==> flow/design.v <==
module data_source (
    input wire clk,
    input wire rst_n,
    output reg fifo_write_valid,
    output reg [8:0] fifo_write_data,
    input wire fifo_write_ready,
    output reg lcd_resetn
);
localparam MAX_CMDS = 69;
reg [8:0] init_cmd[MAX_CMDS:0];
localparam INIT_RESET   = 4'd0;
localparam INIT_PREPARE = 4'd1;
localparam INIT_WAKEUP  = 4'd2;
localparam INIT_SNOOZE  = 4'd3;
localparam INIT_WORKING = 4'd4;
localparam SEND_PIXEL_H = 4'd5;
localparam SEND_PIXEL_L = 4'd6;
localparam FRAME_DONE   = 4'd7;
localparam CNT_100MS = 32'd2700000;
localparam CNT_120MS = 32'd3240000;
localparam CNT_200MS = 32'd5400000;
reg [3:0] init_state;
reg [6:0] cmd_index;
reg [31:0] delay_cnt;
reg [15:0] pixel_cnt;
reg [15:0] pixel_data;
reg [3:0] frame_cmd_index;
localparam LCD_WIDTH = 240;
localparam LCD_HEIGHT = 135;
localparam PIXEL_COUNT = LCD_WIDTH * LCD_HEIGHT;
localparam COLOR_BLUE  = 16'h001F;
localparam COLOR_GREEN = 16'h07E0;
localparam COLOR_RED   = 16'hF800;
localparam CMD_CASET = 9'h02A;
localparam CMD_RASET = 9'h02B;
localparam CMD_RAMWR = 9'h02C;
initial begin
    init_cmd[0] = 9'h036;
    init_cmd[1] = 9'h170;
    init_cmd[2] = 9'h03A;
    init_cmd[3] = 9'h105;
    init_cmd[4] = 9'h0B2;
    init_cmd[5] = 9'h10C;
    init_cmd[6] = 9'h10C;
    init_cmd[7] = 9'h100;
    init_cmd[8] = 9'h133;
    init_cmd[9] = 9'h133;
    init_cmd[10] = 9'h0B7;
    init_cmd[11] = 9'h135;
    init_cmd[12] = 9'h0BB;
    init_cmd[13] = 9'h119;
    init_cmd[14] = 9'h0C0;
    init_cmd[15] = 9'h12C;
    init_cmd[16] = 9'h0C2;
    init_cmd[17] = 9'h101;
    init_cmd[18] = 9'h0C3;
    init_cmd[19] = 9'h112;
    init_cmd[20] = 9'h0C4;
    init_cmd[21] = 9'h120;
    init_cmd[22] = 9'h0C6;
    init_cmd[23] = 9'h10F;
    init_cmd[24] = 9'h0D0;
    init_cmd[25] = 9'h1A4;
    init_cmd[26] = 9'h1A1;
    init_cmd[27] = 9'h0E0;
    init_cmd[28] = 9'h1D0;
    init_cmd[29] = 9'h104;
    init_cmd[30] = 9'h10D;
    init_cmd[31] = 9'h111;
    init_cmd[32] = 9'h113;
    init_cmd[33] = 9'h12B;
    init_cmd[34] = 9'h13F;
    init_cmd[35] = 9'h154;
    init_cmd[36] = 9'h14C;
    init_cmd[37] = 9'h118;
    init_cmd[38] = 9'h10D;
    init_cmd[39] = 9'h10B;
    init_cmd[40] = 9'h11F;
    init_cmd[41] = 9'h123;
    init_cmd[42] = 9'h0E1;
    init_cmd[43] = 9'h1D0;
    init_cmd[44] = 9'h104;
    init_cmd[45] = 9'h10C;
    init_cmd[46] = 9'h111;
    init_cmd[47] = 9'h113;
    init_cmd[48] = 9'h12C;
    init_cmd[49] = 9'h13F;
    init_cmd[50] = 9'h144;
    init_cmd[51] = 9'h151;
    init_cmd[52] = 9'h12F;
    init_cmd[53] = 9'h11F;
    init_cmd[54] = 9'h11F;
    init_cmd[55] = 9'h120;
    init_cmd[56] = 9'h123;
    init_cmd[57] = 9'h021;
    init_cmd[58] = 9'h029;
    init_cmd[59] = 9'h02A;
    init_cmd[60] = 9'h100;
    init_cmd[61] = 9'h128;
    init_cmd[62] = 9'h101;
    init_cmd[63] = 9'h117;
    init_cmd[64] = 9'h02B;
    init_cmd[65] = 9'h100;
    init_cmd[66] = 9'h135;
    init_cmd[67] = 9'h100;
    init_cmd[68] = 9'h1BB;
    init_cmd[69] = 9'h02C;
end
always @(posedge clk or negedge rst_n) begin
    if (!rst_n) begin
        init_state <= INIT_RESET;
        cmd_index <= 0;
        delay_cnt <= 0;
        pixel_cnt <= 0;
        pixel_data <= 0;
        frame_cmd_index <= 0;
        lcd_resetn <= 0;
        fifo_write_valid <= 0;
        fifo_write_data <= 0;
    end else begin
        fifo_write_valid <= 0;
        case (init_state)
            INIT_RESET: begin
                lcd_resetn <= 0;
                if (delay_cnt == CNT_100MS) begin
                    delay_cnt <= 0;
                    init_state <= INIT_PREPARE;
                    lcd_resetn <= 1;
                end else begin
                    delay_cnt <= delay_cnt + 1;
                end
            end
            INIT_PREPARE: begin
                if (delay_cnt == CNT_200MS) begin
                    delay_cnt <= 0;
                    init_state <= INIT_WAKEUP;
                end else begin
                    delay_cnt <= delay_cnt + 1;
                end
            end
            INIT_WAKEUP: begin
                if (fifo_write_ready && !fifo_write_valid) begin
                    fifo_write_valid <= 1;
                    fifo_write_data <= 9'h011;
                    init_state <= INIT_SNOOZE;
                end
            end
            INIT_SNOOZE: begin
                if (delay_cnt == CNT_120MS) begin
                    delay_cnt <= 0;
                    cmd_index <= 0;
                    init_state <= INIT_WORKING;
                end else begin
                    delay_cnt <= delay_cnt + 1;
                end
            end
            INIT_WORKING: begin
                if (cmd_index <= MAX_CMDS) begin
                    if (fifo_write_ready && !fifo_write_valid) begin
                        fifo_write_valid <= 1;
                        fifo_write_data <= init_cmd[cmd_index];
                        cmd_index <= cmd_index + 1;
                    end
                end else begin
                    init_state <= SEND_PIXEL_H;
                    pixel_cnt <= 0;
                end
            end
            SEND_PIXEL_H: begin
                if (pixel_cnt < PIXEL_COUNT) begin
                    if (pixel_cnt < (PIXEL_COUNT / 3))
                        pixel_data <= COLOR_BLUE;
                    else if (pixel_cnt < (PIXEL_COUNT * 2 / 3))
                        pixel_data <= COLOR_GREEN;
                    else
                        pixel_data <= COLOR_RED;
                    if (fifo_write_ready && !fifo_write_valid) begin
                        fifo_write_valid <= 1;
                        fifo_write_data <= {1'b1, pixel_data[15:8]};
                        init_state <= SEND_PIXEL_L;
                    end
                end else begin
                    init_state <= FRAME_DONE;
                    frame_cmd_index <= 0;
                end
            end
            SEND_PIXEL_L: begin
                if (fifo_write_ready && !fifo_write_valid) begin
                    fifo_write_valid <= 1;
                    fifo_write_data <= {1'b1, pixel_data[7:0]};
                    pixel_cnt <= pixel_cnt + 1;
                    init_state <= SEND_PIXEL_H;
                end
            end
            FRAME_DONE: begin
                if (fifo_write_ready && !fifo_write_valid) begin
                    fifo_write_valid <= 1;
                    case (frame_cmd_index)
                        4'd0: fifo_write_data <= CMD_CASET;
                        4'd1: fifo_write_data <= 9'h100;
                        4'd2: fifo_write_data <= 9'h128;
                        4'd3: fifo_write_data <= 9'h101;
                        4'd4: fifo_write_data <= 9'h117;
                        4'd5: fifo_write_data <= CMD_RASET;
                        4'd6: fifo_write_data <= 9'h100;
                        4'd7: fifo_write_data <= 9'h135;
                        4'd8: fifo_write_data <= 9'h100;
                        4'd9: fifo_write_data <= 9'h1BB;
                        4'd10: fifo_write_data <= CMD_RAMWR;
                    endcase
                    if (frame_cmd_index == 4'd10) begin
                        frame_cmd_index <= 0;
                        pixel_cnt <= 0;
                        init_state <= SEND_PIXEL_H;
                    end else begin
                        frame_cmd_index <= frame_cmd_index + 1;
                    end
                end
            end
            default: init_state <= INIT_RESET;
        endcase
    end
end
endmodule
module fifo #(
    parameter DEPTH = 16,
    parameter WIDTH = 9
) (
    input wire clk,
    input wire rst_n,
    input wire read_ready,
    output wire read_valid,
    output reg [WIDTH-1:0] read_data,
    output wire write_ready,
    input wire write_valid,
    input wire [WIDTH-1:0] write_data
);
localparam PTR_BITS = $clog2(DEPTH);
reg [WIDTH-1:0] data [DEPTH-1:0];
reg [PTR_BITS:0] wr_ptr, rd_ptr;
wire [PTR_BITS:0] n = wr_ptr - rd_ptr;
integer i;
always @(posedge clk or negedge rst_n) begin
    if (!rst_n) begin
        for (i = 0; i < DEPTH; i = i + 1) begin
            data[i] <= 0;
        end
        wr_ptr <= 0;
        rd_ptr <= 0;
        read_data <= 0;
    end else begin
        if (write_valid && write_ready) begin
            data[wr_ptr[PTR_BITS-1:0]] <= write_data;
            wr_ptr <= wr_ptr + 1;
        end
        if (read_valid && read_ready) begin
            read_data <= data[rd_ptr[PTR_BITS-1:0]];
            rd_ptr <= rd_ptr + 1;
        end
    end
end
assign read_valid = (n != 0);
assign write_ready = (n != DEPTH);
endmodule
module serializer(
    input clk,
    input rst_n,
    input fifo_valid,         
    input [8:0] fifo_data,   
    output fifo_read_ready,   
    output reg CS,          
    output reg SCLK,       
    output reg D_C,          
    output reg SDA          
);
    localparam IDLE  = 2'd0;
    localparam LOAD  = 2'd1;
    localparam SHIFT = 2'd2;
    localparam DONE  = 2'd3;
    reg [1:0] state;
    reg [7:0] shift_reg;  
    reg [2:0] crt;   
    assign fifo_read_ready = (state == IDLE);
    always @(posedge clk or negedge rst_n) begin
        if (!rst_n) begin
            state     <= IDLE;
            shift_reg <= 8'd0;
            crt   <= 0;
            CS        <= 1;  
            SCLK      <= 0;
            D_C       <= 0;
            SDA       <= 0;
        end else begin
            case (state)
                IDLE: begin
                    CS   <= 1;
                    SCLK <= 0;
                    if (fifo_valid) begin
                        state <= LOAD;
                    end
                end
                LOAD: begin
                    D_C       <= fifo_data[8];  
                    shift_reg <= fifo_data[7:0];
                    crt <= 3'd7;  
                    CS        <= 0;  
                    state     <= SHIFT;
                end
                SHIFT: begin                 
                    if (SCLK == 0) begin
                        SCLK <= 1;
                        SDA  <= shift_reg[crt];
                    end else begin
                        SCLK <= 0;
                        if (crt == 0)
                            state <= DONE;
                        else
                            crt <= crt - 1;
                    end
                end
                DONE: begin
                    CS    <= 1; 
                    state <= IDLE;
                end
                default: state <= IDLE;
            endcase
        end
    end
endmodule
module lcd_driver_top (
    input  wire clk,
    input  wire rst_n,
    output wire lcd_resetn,
    output wire lcd_cs,
    output wire lcd_dc,
    output wire lcd_sclk,
    output wire lcd_sda
);
wire ds_fifo_write_valid;
wire [8:0] ds_fifo_write_data;
wire ds_fifo_write_ready;
wire fifo_serial_read_valid;
wire [8:0] fifo_serial_read_data;
wire fifo_serial_read_ready;
data_source data_source_inst (
    .clk(clk),
    .rst_n(rst_n),
    .fifo_write_valid(ds_fifo_write_valid),
    .fifo_write_data(ds_fifo_write_data),
    .fifo_write_ready(ds_fifo_write_ready),
    .lcd_resetn(lcd_resetn)
);
fifo #(
    .DEPTH(16),
    .WIDTH(9)
) fifo_inst (
    .clk(clk),
    .rst_n(rst_n),
    .read_ready(fifo_serial_read_ready),
    .read_valid(fifo_serial_read_valid),
    .read_data(fifo_serial_read_data),
    .write_ready(ds_fifo_write_ready),
    .write_valid(ds_fifo_write_valid),
    .write_data(ds_fifo_write_data)
);
serializer serializer_inst (
    .clk(clk),
    .rst_n(rst_n),
    .fifo_valid(fifo_serial_read_valid),
    .fifo_data(fifo_serial_read_data),
    .fifo_read_ready(fifo_serial_read_ready),
    .CS(lcd_cs),
    .SCLK(lcd_sclk),
    .D_C(lcd_dc),
    .SDA(lcd_sda)
);
endmodule
# Reports on lcd_driver_top
# Module lcd_driver_top before and after one edit of its RTL, step after step.
# Lines under "before" count in the file above, lines under "after" in the edited file.
# "delta" is "after" less "before", of the values as shown; "change_rel_pct" is that difference over "before", in percent.
# Library cell names are shortened.
# The mark -- stands for no value.
# setup
design,lcd_driver_top
clock_port,clk
library,sky130hd
corner,tt_025C_1v80

# The edit
# The edit as a unified diff against the file above.
# A script made this edit. It was not meant as an optimisation and need not keep what the design does.
# begin of diff
@@ -8,5 +8,5 @@
 );
 localparam MAX_CMDS = 69;
-reg [8:0] init_cmd[MAX_CMDS:0];
+reg [6:0] init_cmd[MAX_CMDS:0];
 localparam INIT_RESET   = 4'd0;
 localparam INIT_PREPARE = 4'd1;
# end of diff

# After elaboration
# Counts by Yosys on the flattened word-level netlist (proc, flatten, opt, wreduce). Print and check cells are left out. Cells with the same type and inputs are merged into one.
# Yosys's memory passes give these memory sizes; they may raise the number of words (mostly to a power of two), join words into wider ones and drop unused or constant bits.
# classes
item,before,after,delta,change_rel_pct
add_sub_neg,8,8,0,0.00
multipliers,0,0,0,--
div,0,0,0,--
n_cmp,4,4,0,0.00
equal,73,73,0,0.00
n_shift,1,1,0,0.00
mux,55,55,0,0.00
bitwise,1,1,0,0.00
n_reduce_logical,48,48,0,0.00
# Unchanged operator kinds not shown: 61.
# bits
item,before,after,delta,change_rel_pct
regBits,270,270,0,0.00
latch_bits,0,0,0,--
mem_bits_rw,0,0,0,--
rom_bits,630,490,-140,-22.22
clocked_rd_ports_x_width,0,0,0,--
mem_count,1,1,0,0.00
inputBits,2,2,0,0.00
out_inout_bits,5,5,0,0.00
wordCells,226,226,0,0.00
# memory_table
item,before,after
memory_list,data_source_inst.init_cmd 70 x 9 bit 1R0W,data_source_inst.init_cmd 70 x 7 bit 1R0W

# Depth
# Depth = most cells in a row (Yosys ltp): at word level without a register or memory, in the mapped netlist without a sequential cell, where the memories' decode and read muxes count.
# logic_depth
item,before,after,delta,change_rel_pct
depth_word,6,6,0,0.00
abc_area,0,0,--,--
mapped_depth,11,14,3,27.27
ltp_nobuf,8,9,1,12.50

# After synthesis
# Source: synth_stat.txt of the flow (Yosys; design flattened, memories mapped). It holds for the ABC_AREA given above (unset counts as 0); a run with the other value may have another netlist.
# types
cell_type,before,after,delta,change_rel_pct
nand3_1,45,60,15,33.33
a21oi_1,60,46,-14,-23.33
a31oi_1,11,23,12,109.09
mux2_2,155,166,11,7.10
nand2b_1,17,28,11,64.71
nor2_1,67,57,-10,-14.93
mux2_1,7,0,-7,-100.00
nand2_1,91,97,6,6.59
a22o_1,14,8,-6,-42.86
or4_1,10,4,-6,-60.00
o211ai_1,7,13,6,85.71
o311a_1,7,1,-6,-85.71
a41oi_1,6,0,-6,-100.00
a211oi_1,5,11,6,120.00
o21ai_0,68,63,-5,-7.35
buf_1,13,8,-5,-38.46
or3_1,11,6,-5,-45.45
mux2i_1,7,12,5,71.43
# Unchanged cell types not shown: 14.
# The list need not be complete.
# synth_totals
item,before,after,delta,change_rel_pct
cell_count,1301,1298,-3,-0.23
yosys_area_um2,13960.9,13934.6,-26.3,-0.19
seqArea_um2,6585.1,6585.1,0.0,0.00
ffs,263,263,0,0.00
# The figures by module come from a second, unflattened synthesis with its own total; it is not the netlist above.
# hier_totals
item,before,after,delta,change_rel_pct
hier_cells,1338,1283,-55,-4.11
area_unflattened_um2,14219.9,13892.1,-327.8,-2.31
# Each row is one instance without its submodules.
# by_module_before
mod,n_inst,n_cells,area_um2,mod_seq_area_um2
fifo,1,606,7771.2,4078.9
data_source,1,668,5615.4,2028.2
serializer,1,64,833.3,478.0
lcd_driver_top,1,0,0.0,0.0
# by_module_after
mod,n_inst,n_cells,area_um2,mod_seq_area_um2
fifo,1,606,7771.2,4078.9
data_source,1,613,5287.6,2028.2
serializer,1,64,833.3,478.0
lcd_driver_top,1,0,0.0,0.0

# Worst setup path after synthesis
# Source: OpenSTA report_checks on the synthesized netlist (no wires, ideal clock, input and output delay 20% of the period each), path of least setup slack; recovery checks are left aside. Register names are those of the netlist, which keeps one name where synthesis merged equal registers.
# synth_path
item,before,after,delta,change_rel_pct
path_kind,register to register,register to register,--,--
from,register fifo_inst.rd_ptr[2],register fifo_inst.rd_ptr[2],--,--
to,register fifo_inst.data[15][0],register data_source_inst.pixel_cnt[8],--,--
clock_period_ps,10000,10000,0,0.00
setup_ps,125,101,-24,--
t_first_pin_ps,0,0,0,--
arrival_time_ps,3151,3262,111,3.52
t_required_ps,9875,9899,24,0.24
slack_ps,6725,6637,-88,--
path_delay_ps,3276,3363,87,2.66
stages,12,14,2,16.67
path_buffers,3,5,2,66.67
synth_period_reached_ps,3275,3363,88,2.69
# "path_delay_ps" is the arrival time less input delay plus setup time.
# "stages" counts driving pins, that of a launching flip-flop among them; a cell with two outputs on the path counts twice.
# "synth_period_reached_ps" is the clock period less the worst setup slack; recovery checks do not enter. This is arithmetic on one report: input and output delays are still those of the set period (20% each).
# Between the ends stands the longest chain of elaborated cells between them, by number of cells; it is not shown to be the way that was timed. Of several equally long chains one is given.
# Each line given opens the expression or statement behind the cell; cells for indexed reads and writes are added by Yosys, which also makes memories of some case tables.
# At most two assigning lines are given for a register; there are more.
# Lines with a computed index may be missing from the assigning lines.
# synth_between_before
path_cell_list,dfrtp_1 -> clkbuf_1 -> inv_1 -> clkbuf_1 -> ha_1 -> and3b_1 -> or4_4 -> a211o_2 -> and3_4 -> buf_6 -> nand3_4 -> mux2_2
elab_chain_cells,4
cells_between,4
classes_between,1 x add/sub; 1 x eq/ne; 2 x reduce/logical
# synth_lines_before
item,line_no,source
start: declaration,240,"reg [PTR_BITS:0] wr_ptr, rd_ptr;"
start: assignment,249,rd_ptr <= 0;
start: assignment,258,rd_ptr <= rd_ptr + 1;
subtractor 5 bit,241,wire [PTR_BITS:0] n = wr_ptr - rd_ptr;
inequality test 5 bit,263,assign write_ready = (n != DEPTH);
logical AND 1 bit,252,if (write_valid && write_ready) begin
AND reduction 2 bit,--,
end: assignment,246,data[i] <= 0;
end: declaration,239,reg [WIDTH-1:0] data [DEPTH-1:0];
# synth_between_after
path_cell_list,dfrtp_1 -> clkbuf_1 -> inv_1 -> clkbuf_1 -> clkbuf_1 -> ha_1 -> and3b_1 -> o211a_1 -> or3_1 -> or3_1 -> buf_2 -> and2_4 -> buf_6 -> o311ai_2
elab_chain_cells,5
cells_between,9
classes_between,1 x add/sub; 3 x eq/ne; 3 x mux; 2 x reduce/logical
# synth_lines_after
item,line_no,source
start: declaration,240,"reg [PTR_BITS:0] wr_ptr, rd_ptr;"
start: assignment,249,rd_ptr <= 0;
start: assignment,258,rd_ptr <= rd_ptr + 1;
subtractor 5 bit,241,wire [PTR_BITS:0] n = wr_ptr - rd_ptr;
inequality test 5 bit,263,assign write_ready = (n != DEPTH);
logical AND 1 bit,196,if (fifo_write_ready && !fifo_write_valid) begin
two-way mux 16 bit,196,
case mux 16 bit (select 3 bit),122,case (init_state)
end: assignment,114,pixel_cnt <= 0;
end: assignment,191,pixel_cnt <= pixel_cnt + 1;
end: declaration,25,reg [15:0] pixel_cnt;

# Timing after layout
# Path of least setup slack in the final report of each run of pair 1 (OpenROAD, finished layout, wires in). Where an end is a register, its clock arrival counts in the times.
# The report prints the path's times to 10 ps; the period is as set.
# layout_path
item,before,after,delta,change_rel_pct
path_kind,register to register,register to register,--,--
from,register fifo_inst.rd_ptr[2],register fifo_inst.wr_ptr[2],--,--
to,register fifo_inst.data[10][1],register fifo_inst.data[15][2],--,--
clock_period_ps,10000,10000,0,0.00
setup_ps,110,110,0,--
t_first_pin_ps,560,560,0,0.00
arrival_time_ps,4140,4410,270,6.52
t_required_ps,10450,10440,-10,-0.10
slack_ps,6310,6030,-280,--
stages,10,8,-2,-20.00
path_buffers,1,0,-1,-100.00
# Between the ends stands the longest chain of elaborated cells between them, by number of cells; it is not shown to be the way that was timed. Of several equally long chains one is given.
# Lines with a computed index may be missing from the assigning lines.
# layout_between_before
path_cell_list,dfrtp_1 -> buf_4 -> inv_1 -> ha_1 -> and3b_1 -> or4_4 -> a211oi_2 -> nor2_2 -> nand4b_2 -> mux2_2
elab_chain_cells,4
cells_between,4
classes_between,1 x add/sub; 1 x eq/ne; 2 x reduce/logical
# layout_lines_before
item,line_no,source
start: declaration,240,"reg [PTR_BITS:0] wr_ptr, rd_ptr;"
start: assignment,249,rd_ptr <= 0;
start: assignment,258,rd_ptr <= rd_ptr + 1;
subtractor 5 bit,241,wire [PTR_BITS:0] n = wr_ptr - rd_ptr;
inequality test 5 bit,263,assign write_ready = (n != DEPTH);
logical AND 1 bit,252,if (write_valid && write_ready) begin
AND reduction 2 bit,--,
end: assignment,246,data[i] <= 0;
end: declaration,239,reg [WIDTH-1:0] data [DEPTH-1:0];
# layout_between_after
path_cell_list,dfrtp_1 -> ha_1 -> and3b_1 -> o211a_1 -> o211ai_1 -> and2_1 -> nand4_1 -> mux2_2
elab_chain_cells,4
cells_between,5
classes_between,1 x add/sub; 2 x eq/ne; 2 x reduce/logical
# layout_lines_after
item,line_no,source
start: declaration,240,"reg [PTR_BITS:0] wr_ptr, rd_ptr;"
start: assignment,248,wr_ptr <= 0;
start: assignment,254,wr_ptr <= wr_ptr + 1;
subtractor 5 bit,241,wire [PTR_BITS:0] n = wr_ptr - rd_ptr;
inequality test 5 bit,263,assign write_ready = (n != DEPTH);
logical AND 1 bit,252,if (write_valid && write_ready) begin
AND reduction 2 bit,--,
end: assignment,246,data[i] <= 0;
end: declaration,239,reg [WIDTH-1:0] data [DEPTH-1:0];

# Measured runs
# Runs of the flow (Yosys, OpenROAD) on both versions; the two runs of a pair have the same settings. The constraints put input and output delay at 20% of the set period each and load the outputs with 0.01 pF.
# settings_pair_1
period_ns,10.0
CAP_MARGIN,20
CORE_MARGIN,2
CORE_UTILIZATION,40
SLEW_MARGIN,20
# results_pair_1
item,before,after,delta,change_rel_pct
post_synth_area_um2,13960.9,13934.6,-26.3,-0.19
dieArea_um2,36412.3,36345.5,-66.8,-0.18
finalCellArea_um2,15409.8,15381.0,-28.8,-0.19
utilization_pct,44.7,44.6,-0.1,--
worst_setup_slack_ps,6305,6031,-274,--
final_hold_ws_ps,480,460,-20,--
total_power_uw,2256,2223,-33,-1.46
achieved_period_ps,3695,3969,274,7.42
# settings_pair_2
CELL_PAD_IN_SITES_DETAIL_PLACEMENT,0
CORE_ASPECT_RATIO,0.72
CORE_UTILIZATION,18
CTS_CLUSTER_DIAMETER,356
HOLD_SLACK_MARGIN,0.12
PLACE_DENSITY_LB_ADDON,0.08
SLEW_MARGIN,0
TNS_END_PERCENT,40
period_ns,4.24
CAP_MARGIN,20
CORE_MARGIN,2
# results_pair_2
item,before,after,delta,change_rel_pct
post_synth_area_um2,13960.9,13934.6,-26.3,-0.19
dieArea_um2,79833.4,79685.9,-147.5,-0.18
finalCellArea_um2,16341.9,16354.4,12.5,0.08
utilization_pct,21.3,21.3,0.0,--
worst_setup_slack_ps,853,641,-212,--
total_power_uw,5531,5494,-37,-0.67
achieved_period_ps,3387,3599,212,6.26
# "achieved_period_ps" is the run's clock period less its worst setup slack. It is reckoned from that one timing run; input and output delays stay at 20% of the period that was set.
# "total_power_uw" rests on the timing tool's default activity at the inputs, not on a simulated workload.
